==> flow/design.v <==
module ALU #(parameter w = 8) (
    clk, rst, CE, IN_valid, MODE, CMD, OPA, OPB, Cin,
    ERR, RES, OF, COUT, G, L, E);
    input clk;
    input rst;
    input CE;
    input [1:0] IN_valid;
    input MODE;
    input [3:0] CMD;
    input [w-1:0] OPA;
    input [w-1:0] OPB;
    input Cin;
    output reg ERR;
    output reg OF;
    output reg COUT;
    output reg G;
    output reg L;
    output reg E;
    output reg [2*w:0] RES;
reg [1:0] IN_valid_t;
reg [3:0] CMD_t;
reg MODE_t, Cin_t;
reg [w-1:0] OPA_t, OPB_t;
reg ERR_t, OF_t, COUT_t, G_t, L_t, E_t;
reg [2*w:0] RES_t, RES_m;
reg signed [w-1:0] sOPA, sOPB;
reg signed [2*w:0] sRES;
reg [$clog2(w)-1:0] shift_amount;
always @(posedge clk or posedge rst) begin  
    if(rst) begin
        OPA_t <= 0;
        OPB_t <= 0;
        Cin_t <= 0;
        IN_valid_t <= 0;
        MODE_t <= 0;
        CMD_t <= 0; end
     else if(CE) begin
        OPA_t <= OPA;
        OPB_t <= OPB;
        Cin_t <= Cin;
        IN_valid_t <= IN_valid;
        MODE_t <= MODE;
        CMD_t <= CMD; end   
end
always @(*) begin
    ERR_t = 0;    
    sOPA = 0;
    sOPB = 0;
    sRES = 0;
    shift_amount = 0;
    OF_t = 0;
    COUT_t = 0;
    G_t = 0;
    L_t = 0;
    E_t = 0;
    RES_t = 0;
    if(MODE_t) begin
        case(CMD_t)
            4'b0000: begin 
                        if(IN_valid_t == 2'b11) begin
                            RES_t = OPA_t + OPB_t;
                            COUT_t = RES_t[w]; end
                        else ERR_t = 1; end
            4'b0001: begin 
                        if(IN_valid_t == 2'b11) begin
                            RES_t = OPA_t - OPB_t;
                            OF_t = (OPA_t < OPB_t) ? 1 : 0; end
                        else ERR_t = 1; end
            4'b0010: begin 
                        if(IN_valid_t == 2'b11) begin
                            RES_t = OPA_t + OPB_t + Cin_t;
                            COUT_t = RES_t[w]; end
                        else ERR_t = 1; end
            4'b0011: begin 
                        if(IN_valid_t == 2'b11) begin
                            RES_t = OPA_t - OPB_t - Cin_t;
                            OF_t = (OPA_t < (OPB_t + Cin_t)); end
                        else ERR_t = 1; end
            4'b0100: begin 
                        if(IN_valid_t[0] == 1'b1) begin
                            RES_t = OPA_t + 1'b1;
                            COUT_t = RES_t[w]; end
                        else ERR_t = 1; end
            4'b0101: begin 
                        if(IN_valid_t[0] == 1'b1) begin
                            RES_t = OPA_t - 1'b1;
                            OF_t = RES_t[w]; end
                        else ERR_t = 1; end
            4'b0110: begin 
                        if(IN_valid_t[1] == 1'b1) begin
                            RES_t = OPB_t + 1'b1;
                            COUT_t = RES_t[w]; end
                        else ERR_t = 1; end
            4'b0111: begin 
                        if(IN_valid_t[1] == 1'b1) begin
                            RES_t = OPB_t - 1'b1;
                            OF_t = RES_t[w]; end
                        else ERR_t = 1; end
            4'b1000: begin 
                        if(IN_valid_t == 2'b11) begin
                            E_t = (OPA_t == OPB_t) ? 1 : 0;
                            L_t = (OPA_t < OPB_t) ? 1 : 0;
                            G_t = (OPA_t > OPB_t) ? 1 : 0; end
                        else ERR_t = 1; end
            4'b1001: begin 
                        if(IN_valid_t == 2'b11) begin
                            RES_t = (OPA_t + 1) * (OPB_t + 1); end
                        else ERR_t = 1; end
            4'b1010: begin 
                        if(IN_valid_t == 2'b11) begin
                            RES_t = (OPA_t << 1) * OPB_t; end
                        else ERR_t = 1; end
            4'b1011: begin
                        if(IN_valid_t == 2'b11) begin
                            sOPA = $signed(OPA_t);
                            sOPB = $signed(OPB_t);
                            sRES = sOPA + sOPB;
                            RES_t = sRES;
                            OF_t = ((sOPA[w-1] == sOPB[w-1]) && (sRES[w-1] != sOPA[w-1]));
                            E_t = (sOPA == sOPB) ? 1 : 0;
                            L_t = (sOPA < sOPB) ? 1 : 0;
                            G_t = (sOPA > sOPB) ? 1 : 0; end
                        else ERR_t = 1; end
            4'b1100: begin
                        if(IN_valid_t == 2'b11) begin
                            sOPA = $signed(OPA_t);
                            sOPB = $signed(OPB_t);
                            sRES = sOPA - sOPB;
                            RES_t = sRES;
                            OF_t = ((sOPA[w-1] != sOPB[w-1]) && (sRES[w-1] != sOPA[w-1]));
                            E_t = (sOPA == sOPB) ? 1 : 0;
                            L_t = (sOPA < sOPB) ? 1 : 0;
                            G_t = (sOPA > sOPB) ? 1 : 0; end
                        else ERR_t = 1; end
            default: begin
                        RES_t = 0;
                        COUT_t = 1'b0;
                        OF_t = 1'b0;
                        G_t = 1'b0;
                        E_t = 1'b0;
                        L_t = 1'b0;
                        ERR_t = 1'b1; end
             endcase
             end
    else begin 
        case(CMD_t)
          4'b0000: begin
                      if(IN_valid_t == 2'b11) begin
                          RES_t = OPA_t & OPB_t; end
                      else ERR_t = 1; end
          4'b0001: begin
                      if(IN_valid_t == 2'b11) begin
                          RES_t = ~(OPA_t & OPB_t);
                          RES_t[2*w-1 : 8] = 0; end
                      else ERR_t = 1; end
          4'b0010: begin
                      if(IN_valid_t == 2'b11) begin
                          RES_t = OPA_t | OPB_t; end
                      else ERR_t = 1; end
          4'b0011: begin
                      if(IN_valid_t == 2'b11) begin
                          RES_t = ~(OPA_t | OPB_t);
                          RES_t[2*w-1 : 8] = 0; end
                      else ERR_t = 1; end
          4'b0100: begin
                      if(IN_valid_t == 2'b11) begin
                          RES_t = OPA_t ^ OPB_t; end
                      else ERR_t = 1; end
          4'b0101: begin
                      if(IN_valid_t == 2'b11) begin
                          RES_t = ~(OPA_t ^ OPB_t);
                          RES_t[2*w-1 : 8] = 0; end
                      else ERR_t = 1; end
          4'b0110: begin
                      if(IN_valid_t[0] == 1'b1) begin
                          RES_t = ~OPA_t;
                          RES_t[2*w-1 : 8] = 0; end
                      else ERR_t = 1; end
          4'b0111: begin
                      if(IN_valid_t[1] == 1'b1) begin
                          RES_t = ~OPB_t;
                          RES_t[2*w-1 : 8] = 0; end
                      else ERR_t = 1; end
          4'b1000: begin
                      if(IN_valid_t[0] == 1'b1) begin
                          RES_t = OPA_t >> 1; end
                      else ERR_t = 1; end
          4'b1001: begin
                      if(IN_valid_t[0] == 1'b1) begin
                          RES_t = OPA_t << 1; end
                      else ERR_t = 1; end
          4'b1010: begin
                      if(IN_valid_t[1] == 1'b1) begin
                          RES_t = OPB_t >> 1; end
                      else ERR_t = 1; end
          4'b1011: begin
                      if(IN_valid_t[1] == 1'b1) begin
                          RES_t = OPB_t << 1; end
                      else ERR_t = 1; end
          4'b1100: begin 
                      if(IN_valid_t == 2'b11) begin
                          if( |(OPB_t[(w-1) : ($clog2(w)+1)]))
                               ERR_t = 1;
                          else begin
                               shift_amount = OPB_t[$clog2(w)-1:0];
                               RES_t = {1'b0, ((OPA_t << shift_amount) | OPA_t >> (w - shift_amount))}; end end
                      else  ERR_t = 1; end
          4'b1101: begin 
                      if(IN_valid_t == 2'b11) begin
                          if( |(OPB_t[(w-1) : ($clog2(w)+1)]))
                               ERR_t = 1;
                          else begin
                               shift_amount = OPB_t[$clog2(w)-1:0];
                               RES_t = {1'b0, ((OPA_t >> shift_amount) | OPA_t << (w - shift_amount))}; end end
                      else  ERR_t = 1; end
          default: begin
                        RES_t = 0;
                        ERR_t = 1'b1; end
             endcase
             end
end
always @(posedge clk or posedge rst) begin
    if (rst) begin
        RES  <= 0;
        COUT <= 0;
        OF   <= 0;
        G    <= 0;
        L    <= 0;
        E    <= 0;
        ERR  <= 0;
        RES_m <= 0;
    end 
    else if (CE) begin
        if ((CMD_t == 4'b1001 || CMD_t == 4'b1010) && MODE_t == 1) begin
            RES_m <= RES_t;
            RES <= RES_m;
        end
        else
            RES <= RES_t;
            COUT <= COUT_t;
            OF   <= OF_t;
            G    <= G_t;
            L    <= L_t;
            E    <= E_t;
            ERR  <= ERR_t;
  end
end
endmodule
==> reports on ALU <==
Tool chain data of ALU
Module ALU before and after one edit of its RTL, step after step.
"before" refers to lines of the RTL above, "after" to lines of the edited file.
"change" is "after" less "before", of the values as shown; "change_rel_pct" is that difference over "before", in percent.
{"block": "inputs", "design": "ALU", "clock": "clk", "library": "sky130hd", "pvt_corner": "tt_025C_1v80"}

The edit
Unified diff, file above to edited file.
This change comes from a script, not from a designer. The edited design behaves differently; no optimisation was intended.
begin of diff
@@ -105,5 +105,5 @@
             4'b1001: begin 
                         if(IN_valid_t == 2'b11) begin
-                            RES_t = (OPA_t + 1) * (OPB_t + 1); end
+                            RES_t = (OPA_t + 1) ^ (OPB_t + 1); end
                         else ERR_t = 1; end
             4'b1010: begin 
end of diff

After elaboration
Yosys after proc, flatten, opt, wreduce and memory -nomap, before mapping. Enables and synchronous resets that opt folds into registers are not counted as muxes. Memory bits, and registers merged into a memory's read port (data or address), are not among the register bits. Print and check cells are not counted.
{"block": "classes", "item": "bitwise", "before": 10, "after": 11, "change": 1, "change_rel_pct": 10.00}
{"block": "classes", "item": "mul", "before": 2, "after": 1, "change": -1, "change_rel_pct": -50.00}
{"block": "classes", "item": "shift", "before": 4, "after": 4, "change": 0, "change_rel_pct": 0.00}
{"block": "classes", "item": "mux", "before": 76, "after": 76, "change": 0, "change_rel_pct": 0.00}
{"block": "classes", "item": "n_reduce_logical", "before": 15, "after": 15, "change": 0, "change_rel_pct": 0.00}
{"block": "classes", "item": "eq_ne", "before": 20, "after": 20, "change": 0, "change_rel_pct": 0.00}
{"block": "classes", "item": "addsub", "before": 14, "after": 14, "change": 0, "change_rel_pct": 0.00}
{"block": "classes", "item": "compare", "before": 5, "after": 5, "change": 0, "change_rel_pct": 0.00}
{"block": "ops", "op": "17-bit two-way mux", "before": 10, "after": 9, "change": -1, "change_rel_pct": -10.00}
{"block": "ops", "op": "9-bit two-way mux", "before": 5, "after": 6, "change": 1, "change_rel_pct": 20.00}
{"block": "ops", "op": "9-bit by 9-bit multiplier with 17-bit output", "before": 1, "after": 0, "change": -1, "change_rel_pct": -100.00}
{"block": "ops", "op": "9-bit XOR", "before": 0, "after": 1, "change": 1}
Operator kinds equal on both sides are left out: 46.
{"block": "word_totals", "item": "out_inout_bits", "before": 23, "after": 23, "change": 0, "change_rel_pct": 0.00}
{"block": "word_totals", "item": "word_cells", "before": 160, "after": 160, "change": 0, "change_rel_pct": 0.00}
{"block": "word_totals", "item": "reg_bits", "before": 64, "after": 64, "change": 0, "change_rel_pct": 0.00}
{"block": "word_totals", "item": "input_bits", "before": 27, "after": 27, "change": 0, "change_rel_pct": 0.00}

Longest topological paths
Depth = most cells in a row (Yosys ltp): at word level without a register or memory, in the mapped netlist without a sequential cell, where the memories' decode and read muxes count.
{"block": "depth", "item": "ltp_word", "before": 8, "after": 8, "change": 0, "change_rel_pct": 0.00}
{"block": "depth", "item": "ABC_AREA", "before": "0", "after": "0"}
{"block": "depth", "item": "ltp_mapped", "before": 24, "after": 22, "change": -2, "change_rel_pct": -8.33}
{"block": "depth", "item": "depth_no_buf", "before": 21, "after": 20, "change": -1, "change_rel_pct": -4.76}

Mapped cells and area
The flow's flattened synthesis, as Yosys stat reports it; memories are mapped. The netlist is that of the ABC_AREA named above (0 if unset); the other value can give another one.
{"block": "mapped", "item": "seqArea_um2", "before": 1601.5, "after": 1601.5, "change": 0.0, "change_rel_pct": 0.00}
{"block": "mapped", "item": "ff_cells", "before": 64, "after": 64, "change": 0, "change_rel_pct": 0.00}
{"block": "mapped", "item": "buffers", "before": 87, "after": 94, "change": 7, "change_rel_pct": 8.05}
{"block": "mapped", "item": "mapped_cells", "before": 1517, "after": 1246, "change": -271, "change_rel_pct": -17.86}
{"block": "mapped", "item": "mapped_area_um2", "before": 11740.0, "after": 9625.5, "change": -2114.5, "change_rel_pct": -18.01}
{"block": "by_type", "cell_type": "sky130_fd_sc_hd__inv_1", "before": 146, "after": 84, "change": -62, "change_rel_pct": -42.47}
{"block": "by_type", "cell_type": "sky130_fd_sc_hd__nor2_1", "before": 169, "after": 115, "change": -54, "change_rel_pct": -31.95}
{"block": "by_type", "cell_type": "sky130_fd_sc_hd__fa_1", "before": 87, "after": 38, "change": -49, "change_rel_pct": -56.32}
{"block": "by_type", "cell_type": "sky130_fd_sc_hd__ha_1", "before": 116, "after": 80, "change": -36, "change_rel_pct": -31.03}
{"block": "by_type", "cell_type": "sky130_fd_sc_hd__o21ai_0", "before": 89, "after": 63, "change": -26, "change_rel_pct": -29.21}
{"block": "by_type", "cell_type": "sky130_fd_sc_hd__xnor2_1", "before": 66, "after": 46, "change": -20, "change_rel_pct": -30.30}
{"block": "by_type", "cell_type": "sky130_fd_sc_hd__a22oi_1", "before": 30, "after": 13, "change": -17, "change_rel_pct": -56.67}
{"block": "by_type", "cell_type": "sky130_fd_sc_hd__o21ai_1", "before": 2, "after": 17, "change": 15, "change_rel_pct": 750.00}
{"block": "by_type", "cell_type": "sky130_fd_sc_hd__buf_2", "before": 9, "after": 23, "change": 14, "change_rel_pct": 155.56}
{"block": "by_type", "cell_type": "sky130_fd_sc_hd__nand2_1", "before": 150, "after": 137, "change": -13, "change_rel_pct": -8.67}
{"block": "by_type", "cell_type": "sky130_fd_sc_hd__or2_2", "before": 14, "after": 1, "change": -13, "change_rel_pct": -92.86}
{"block": "by_type", "cell_type": "sky130_fd_sc_hd__nand2b_1", "before": 29, "after": 17, "change": -12, "change_rel_pct": -41.38}
{"block": "by_type", "cell_type": "sky130_fd_sc_hd__nand3_1", "before": 43, "after": 32, "change": -11, "change_rel_pct": -25.58}
{"block": "by_type", "cell_type": "sky130_fd_sc_hd__nor3_1", "before": 37, "after": 29, "change": -8, "change_rel_pct": -21.62}
{"block": "by_type", "cell_type": "sky130_fd_sc_hd__o22ai_1", "before": 22, "after": 30, "change": 8, "change_rel_pct": 36.36}
{"block": "by_type", "cell_type": "sky130_fd_sc_hd__o221ai_1", "before": 16, "after": 8, "change": -8, "change_rel_pct": -50.00}
{"block": "by_type", "cell_type": "sky130_fd_sc_hd__a221oi_1", "before": 6, "after": 14, "change": 8, "change_rel_pct": 133.33}
{"block": "by_type", "cell_type": "sky130_fd_sc_hd__nand4_1", "before": 6, "after": 14, "change": 8, "change_rel_pct": 133.33}
Cell types equal on both sides are left out: 15.
Not every row of either side is listed.

Timing after synthesis
OpenSTA on the mapped netlist: ideal clock, no wires. The path of least setup slack (recovery checks aside). Input and output delay are each 20% of the period. Register names are those of the netlist, which keeps one name where synthesis merged equal registers.
{"block": "synth_timing", "item": "path_type", "before": "reg2reg", "after": "reg2reg"}
{"block": "synth_timing", "item": "start", "before": "register OPB_t[1]", "after": "register OPA_t[3]"}
{"block": "synth_timing", "item": "end", "before": "register RES[16]", "after": "register RES[16]"}
{"block": "synth_timing", "item": "launch_ps", "before": 0, "after": 0, "change": 0}
{"block": "synth_timing", "item": "setup_time_ps", "before": 95, "after": 118, "change": 23}
{"block": "synth_timing", "item": "path_slack_ps", "before": -378, "after": 984, "change": 1362}
{"block": "synth_timing", "item": "driving_pins", "before": 24, "after": 20, "change": -4, "change_rel_pct": -16.67}
{"block": "synth_timing", "item": "tclk_ps", "before": 6000, "after": 6000, "change": 0, "change_rel_pct": 0.00}
{"block": "synth_timing", "item": "required_ps", "before": 5905, "after": 5882, "change": -23, "change_rel_pct": -0.39}
{"block": "synth_timing", "item": "delay_ps", "before": 6378, "after": 5016, "change": -1362, "change_rel_pct": -21.35}
{"block": "synth_timing", "item": "arrival_ps", "before": 6283, "after": 4898, "change": -1385, "change_rel_pct": -22.04}
{"block": "synth_timing", "item": "path_buffers", "before": 4, "after": 2, "change": -2, "change_rel_pct": -50.00}
{"block": "synth_timing", "item": "synth_period_reached_ps", "before": 6378, "after": 5016, "change": -1362, "change_rel_pct": -21.35}
"delay_ps" is the arrival time less input delay plus setup time.
"driving_pins" counts driving pins, that of a launching flip-flop among them; a cell with two outputs on the path counts twice.
"synth_period_reached_ps" = period - worst setup slack (recovery checks aside). The figure is calculated, with input and output delays left at 20% of the set period.
Between the ends stands the longest chain of elaborated cells between them, by number of cells; it is not shown to be the way that was timed. Of several equally long chains one is given.
Each line given opens the expression or statement behind the cell; cells for indexed reads and writes are added by Yosys, which also makes memories of some case tables.
A register here has more assigning lines than the two given.
{"block": "synth_between_before", "cell_sequence": "sky130_fd_sc_hd__dfrtp_1 sky130_fd_sc_hd__clkbuf_1 sky130_fd_sc_hd__clkinv_1 sky130_fd_sc_hd__clkbuf_1 sky130_fd_sc_hd__ha_1 sky130_fd_sc_hd__clkbuf_1 sky130_fd_sc_hd__buf_1 sky130_fd_sc_hd__nand2_1 sky130_fd_sc_hd__fa_1 sky130_fd_sc_hd__inv_1 sky130_fd_sc_hd__fa_1 sky130_fd_sc_hd__fa_1 sky130_fd_sc_hd__inv_1 sky130_fd_sc_hd__fa_1 sky130_fd_sc_hd__inv_1 sky130_fd_sc_hd__ha_1 sky130_fd_sc_hd__and3_1 sky130_fd_sc_hd__a22o_1 sky130_fd_sc_hd__o41ai_1 sky130_fd_sc_hd__o21ai_0 sky130_fd_sc_hd__and2_1 sky130_fd_sc_hd__o21ai_0 sky130_fd_sc_hd__a211oi_1 sky130_fd_sc_hd__o31ai_1", "elab_chain_cells": 6, "cone_cells": 18, "classes_between": "add/sub (6); mul (2); mux (10)"}
{"block": "synth_rtl_before", "item": "start: declaration", "line": 23, "source": "reg [w-1:0] OPA_t, OPB_t;"}
{"block": "synth_rtl_before", "item": "start: assignment", "line": 32, "source": "OPB_t <= 0;"}
{"block": "synth_rtl_before", "item": "start: assignment", "line": 39, "source": "OPB_t <= OPB;"}
{"block": "synth_rtl_before", "item": "8-bit by 1-bit adder with 9-bit output", "line": 107, "source": "RES_t = (OPA_t + 1) * (OPB_t + 1); end"}
{"block": "synth_rtl_before", "item": "9-bit by 9-bit multiplier with 17-bit output", "line": 107}
{"block": "synth_rtl_before", "item": "17-bit two-way mux", "line": 106, "source": "if(IN_valid_t == 2'b11) begin"}
{"block": "synth_rtl_before", "item": "17-bit parallel mux with 12-bit select", "line": 58, "source": "case(CMD_t)"}
{"block": "synth_rtl_before", "item": "17-bit two-way mux", "line": 57, "source": "if(MODE_t) begin"}
{"block": "synth_rtl_before", "item": "17-bit two-way mux", "line": 234, "source": "if ((CMD_t == 4'b1001 || CMD_t == 4'b1010) && MODE_t == 1) begin"}
{"block": "synth_rtl_before", "item": "end: assignment", "line": 236, "source": "RES <= RES_m;"}
{"block": "synth_rtl_before", "item": "end: assignment", "line": 239, "source": "RES <= RES_t;"}
{"block": "synth_rtl_before", "item": "end: declaration", "line": 19, "source": "output reg [2*w:0] RES;"}
{"block": "synth_between_after", "cell_sequence": "sky130_fd_sc_hd__dfrtp_1 sky130_fd_sc_hd__clkbuf_1 sky130_fd_sc_hd__clkbuf_1 sky130_fd_sc_hd__clkinv_1 sky130_fd_sc_hd__nor2_1 sky130_fd_sc_hd__fa_1 sky130_fd_sc_hd__fa_1 sky130_fd_sc_hd__fa_1 sky130_fd_sc_hd__inv_1 sky130_fd_sc_hd__fa_1 sky130_fd_sc_hd__inv_1 sky130_fd_sc_hd__ha_1 sky130_fd_sc_hd__o211ai_1 sky130_fd_sc_hd__nor2_1 sky130_fd_sc_hd__a21oi_1 sky130_fd_sc_hd__xnor2_1 sky130_fd_sc_hd__o221a_1 sky130_fd_sc_hd__o32a_1 sky130_fd_sc_hd__a21oi_1 sky130_fd_sc_hd__a21o_1", "elab_chain_cells": 6, "cone_cells": 15, "classes_between": "add/sub (5); mul (1); mux (9)"}
{"block": "synth_rtl_after", "item": "start: declaration", "line": 23, "source": "reg [w-1:0] OPA_t, OPB_t;"}
{"block": "synth_rtl_after", "item": "start: assignment", "line": 31, "source": "OPA_t <= 0;"}
{"block": "synth_rtl_after", "item": "start: assignment", "line": 38, "source": "OPA_t <= OPA;"}
{"block": "synth_rtl_after", "item": "8-bit by 8-bit subtractor with 9-bit output", "line": 76, "source": "RES_t = OPA_t - OPB_t - Cin_t;"}
{"block": "synth_rtl_after", "item": "17-bit by 1-bit subtractor with 17-bit output", "line": 76}
{"block": "synth_rtl_after", "item": "17-bit two-way mux", "line": 75, "source": "if(IN_valid_t == 2'b11) begin"}
{"block": "synth_rtl_after", "item": "17-bit parallel mux with 12-bit select", "line": 58, "source": "case(CMD_t)"}
{"block": "synth_rtl_after", "item": "17-bit two-way mux", "line": 57, "source": "if(MODE_t) begin"}
{"block": "synth_rtl_after", "item": "17-bit two-way mux", "line": 234, "source": "if ((CMD_t == 4'b1001 || CMD_t == 4'b1010) && MODE_t == 1) begin"}
{"block": "synth_rtl_after", "item": "end: assignment", "line": 236, "source": "RES <= RES_m;"}
{"block": "synth_rtl_after", "item": "end: assignment", "line": 239, "source": "RES <= RES_t;"}
{"block": "synth_rtl_after", "item": "end: declaration", "line": 19, "source": "output reg [2*w:0] RES;"}

Path in the finished layout
From the final timing report of each run of set A: the path of least setup slack in the routed layout; clock arrival at registers is part of the times.
The path's times are printed in steps of 10 ps; the period is the one set.
{"block": "layout_timing", "item": "path_type", "before": "reg2reg", "after": "reg2reg"}
{"block": "layout_timing", "item": "start", "before": "register OPB_t[0]", "after": "register OPB_t[5]"}
{"block": "layout_timing", "item": "end", "before": "register RES[14]", "after": "register RES_m[7]"}
{"block": "layout_timing", "item": "tclk_ps", "before": 6000, "after": 6000, "change": 0, "change_rel_pct": 0.00}
{"block": "layout_timing", "item": "setup_time_ps", "before": 110, "after": 110, "change": 0}
{"block": "layout_timing", "item": "arrival_ps", "before": 5930, "after": 5590, "change": -340, "change_rel_pct": -5.73}
{"block": "layout_timing", "item": "required_ps", "before": 6230, "after": 6230, "change": 0, "change_rel_pct": 0.00}
{"block": "layout_timing", "item": "path_slack_ps", "before": 300, "after": 650, "change": 350}
{"block": "layout_timing", "item": "launch_ps", "before": 350, "after": 360, "change": 10, "change_rel_pct": 2.86}
{"block": "layout_timing", "item": "driving_pins", "before": 21, "after": 18, "change": -3, "change_rel_pct": -14.29}
{"block": "layout_timing", "item": "path_buffers", "before": 1, "after": 0, "change": -1, "change_rel_pct": -100.00}
Between the ends stands the longest chain of elaborated cells between them, by number of cells; it is not shown to be the way that was timed. Of several equally long chains one is given.
A register here has more assigning lines than the two given.
{"block": "layout_between_before", "cell_sequence": "sky130_fd_sc_hd__dfrtp_1 sky130_fd_sc_hd__ha_1 sky130_fd_sc_hd__nand3_1 sky130_fd_sc_hd__xnor2_1 sky130_fd_sc_hd__buf_4 sky130_fd_sc_hd__nor2_1 sky130_fd_sc_hd__fa_1 sky130_fd_sc_hd__fa_1 sky130_fd_sc_hd__fa_1 sky130_fd_sc_hd__inv_1 sky130_fd_sc_hd__fa_1 sky130_fd_sc_hd__inv_1 sky130_fd_sc_hd__ha_1 sky130_fd_sc_hd__and3_1 sky130_fd_sc_hd__a22o_1 sky130_fd_sc_hd__nor2_1 sky130_fd_sc_hd__xnor2_1 sky130_fd_sc_hd__a22oi_1 sky130_fd_sc_hd__o221ai_1 sky130_fd_sc_hd__and2_1 sky130_fd_sc_hd__a221o_1", "elab_chain_cells": 6, "cone_cells": 18, "classes_between": "add/sub (6); mul (2); mux (10)"}
{"block": "layout_rtl_before", "item": "start: declaration", "line": 23, "source": "reg [w-1:0] OPA_t, OPB_t;"}
{"block": "layout_rtl_before", "item": "start: assignment", "line": 32, "source": "OPB_t <= 0;"}
{"block": "layout_rtl_before", "item": "start: assignment", "line": 39, "source": "OPB_t <= OPB;"}
{"block": "layout_rtl_before", "item": "8-bit by 1-bit adder with 9-bit output", "line": 107, "source": "RES_t = (OPA_t + 1) * (OPB_t + 1); end"}
{"block": "layout_rtl_before", "item": "9-bit by 9-bit multiplier with 17-bit output", "line": 107}
{"block": "layout_rtl_before", "item": "17-bit two-way mux", "line": 106, "source": "if(IN_valid_t == 2'b11) begin"}
{"block": "layout_rtl_before", "item": "17-bit parallel mux with 12-bit select", "line": 58, "source": "case(CMD_t)"}
{"block": "layout_rtl_before", "item": "17-bit two-way mux", "line": 57, "source": "if(MODE_t) begin"}
{"block": "layout_rtl_before", "item": "17-bit two-way mux", "line": 234, "source": "if ((CMD_t == 4'b1001 || CMD_t == 4'b1010) && MODE_t == 1) begin"}
{"block": "layout_rtl_before", "item": "end: assignment", "line": 236, "source": "RES <= RES_m;"}
{"block": "layout_rtl_before", "item": "end: assignment", "line": 239, "source": "RES <= RES_t;"}
{"block": "layout_rtl_before", "item": "end: declaration", "line": 19, "source": "output reg [2*w:0] RES;"}
{"block": "layout_between_after", "cell_sequence": "sky130_fd_sc_hd__dfrtp_1 sky130_fd_sc_hd__clkinv_1 sky130_fd_sc_hd__nor2_1 sky130_fd_sc_hd__ha_1 sky130_fd_sc_hd__ha_1 sky130_fd_sc_hd__inv_1 sky130_fd_sc_hd__fa_1 sky130_fd_sc_hd__fa_1 sky130_fd_sc_hd__inv_1 sky130_fd_sc_hd__ha_1 sky130_fd_sc_hd__o21ai_0 sky130_fd_sc_hd__o21ai_0 sky130_fd_sc_hd__o22ai_1 sky130_fd_sc_hd__a211oi_1 sky130_fd_sc_hd__nand4_1 sky130_fd_sc_hd__a221oi_2 sky130_fd_sc_hd__o21ai_1 sky130_fd_sc_hd__mux2_2", "elab_chain_cells": 5, "cone_cells": 29, "classes_between": "add/sub (9); mul (1); mux (17); logic (1); reduce/logical (1)"}
{"block": "layout_rtl_after", "item": "start: declaration", "line": 23, "source": "reg [w-1:0] OPA_t, OPB_t;"}
{"block": "layout_rtl_after", "item": "start: assignment", "line": 32, "source": "OPB_t <= 0;"}
{"block": "layout_rtl_after", "item": "start: assignment", "line": 39, "source": "OPB_t <= OPB;"}
{"block": "layout_rtl_after", "item": "8-bit by 8-bit subtractor with 9-bit output", "line": 76, "source": "RES_t = OPA_t - OPB_t - Cin_t;"}
{"block": "layout_rtl_after", "item": "17-bit by 1-bit subtractor with 17-bit output", "line": 76}
{"block": "layout_rtl_after", "item": "17-bit two-way mux", "line": 75, "source": "if(IN_valid_t == 2'b11) begin"}
{"block": "layout_rtl_after", "item": "17-bit parallel mux with 12-bit select", "line": 58, "source": "case(CMD_t)"}
{"block": "layout_rtl_after", "item": "17-bit two-way mux", "line": 57, "source": "if(MODE_t) begin"}
{"block": "layout_rtl_after", "item": "end: assignment", "line": 231, "source": "RES_m <= 0;"}
{"block": "layout_rtl_after", "item": "end: assignment", "line": 235, "source": "RES_m <= RES_t;"}
{"block": "layout_rtl_after", "item": "end: declaration", "line": 25, "source": "reg [2*w:0] RES_t, RES_m;"}

Layout results
Runs of the flow (Yosys, OpenROAD) on both versions; the two runs of a pair have the same settings. The constraints put input and output delay at 20% of the set period each and load the outputs with 0.01 pF.
{"block": "settings_set_A", "period_ns": 6.0, "CAP_MARGIN": 20, "CORE_MARGIN": 2, "CORE_UTILIZATION": 40, "SLEW_MARGIN": 20}
{"block": "measured_set_A", "item": "design_power_uw", "before": 4000, "after": 2752, "change": -1248, "change_rel_pct": -31.20}
{"block": "measured_set_A", "item": "ws_hold_ps", "before": 480, "after": 476, "change": -4}
{"block": "measured_set_A", "item": "synth_area_um2", "before": 11740.0, "after": 9625.5, "change": -2114.5, "change_rel_pct": -18.01}
{"block": "measured_set_A", "item": "dieArea_um2", "before": 30737.1, "after": 25320.8, "change": -5416.3, "change_rel_pct": -17.62}
{"block": "measured_set_A", "item": "util_frac", "before": 0.465, "after": 0.457, "change": -0.008}
{"block": "measured_set_A", "item": "period_less_ws_ps", "before": 5701, "after": 5352, "change": -349, "change_rel_pct": -6.12}
{"block": "measured_set_A", "item": "worst_setup_slack_ps", "before": 299, "after": 648, "change": 349}
{"block": "measured_set_A", "item": "final_setup_tns_ps", "before": 0, "after": 0, "change": 0}
{"block": "settings_set_B", "CORE_UTILIZATION": 21, "period_ns": 5.8, "CAP_MARGIN": 20, "CORE_MARGIN": 2, "SLEW_MARGIN": 20}
{"block": "measured_set_B", "item": "design_power_uw", "before": 4050, "after": 2747, "change": -1303, "change_rel_pct": -32.17}
{"block": "measured_set_B", "item": "ws_hold_ps", "before": 481, "after": 479, "change": -2}
{"block": "measured_set_B", "item": "synth_area_um2", "before": 11740.0, "after": 9625.5, "change": -2114.5, "change_rel_pct": -18.01}
{"block": "measured_set_B", "item": "dieArea_um2", "before": 57811.4, "after": 47563.2, "change": -10248.2, "change_rel_pct": -17.73}
{"block": "measured_set_B", "item": "util_frac", "before": 0.253, "after": 0.245, "change": -0.008}
{"block": "measured_set_B", "item": "period_less_ws_ps", "before": 5553, "after": 5108, "change": -445, "change_rel_pct": -8.01}
{"block": "measured_set_B", "item": "worst_setup_slack_ps", "before": 247, "after": 692, "change": 445}
{"block": "measured_set_B", "item": "final_setup_tns_ps", "before": 0, "after": 0, "change": 0}
"period_less_ws_ps": clock period set for the run, less the worst setup slack. It is reckoned from that one timing run; input and output delays stay at 20% of the period that was set.
"design_power_uw" is the tool's figure for a default switching activity; nothing was simulated.
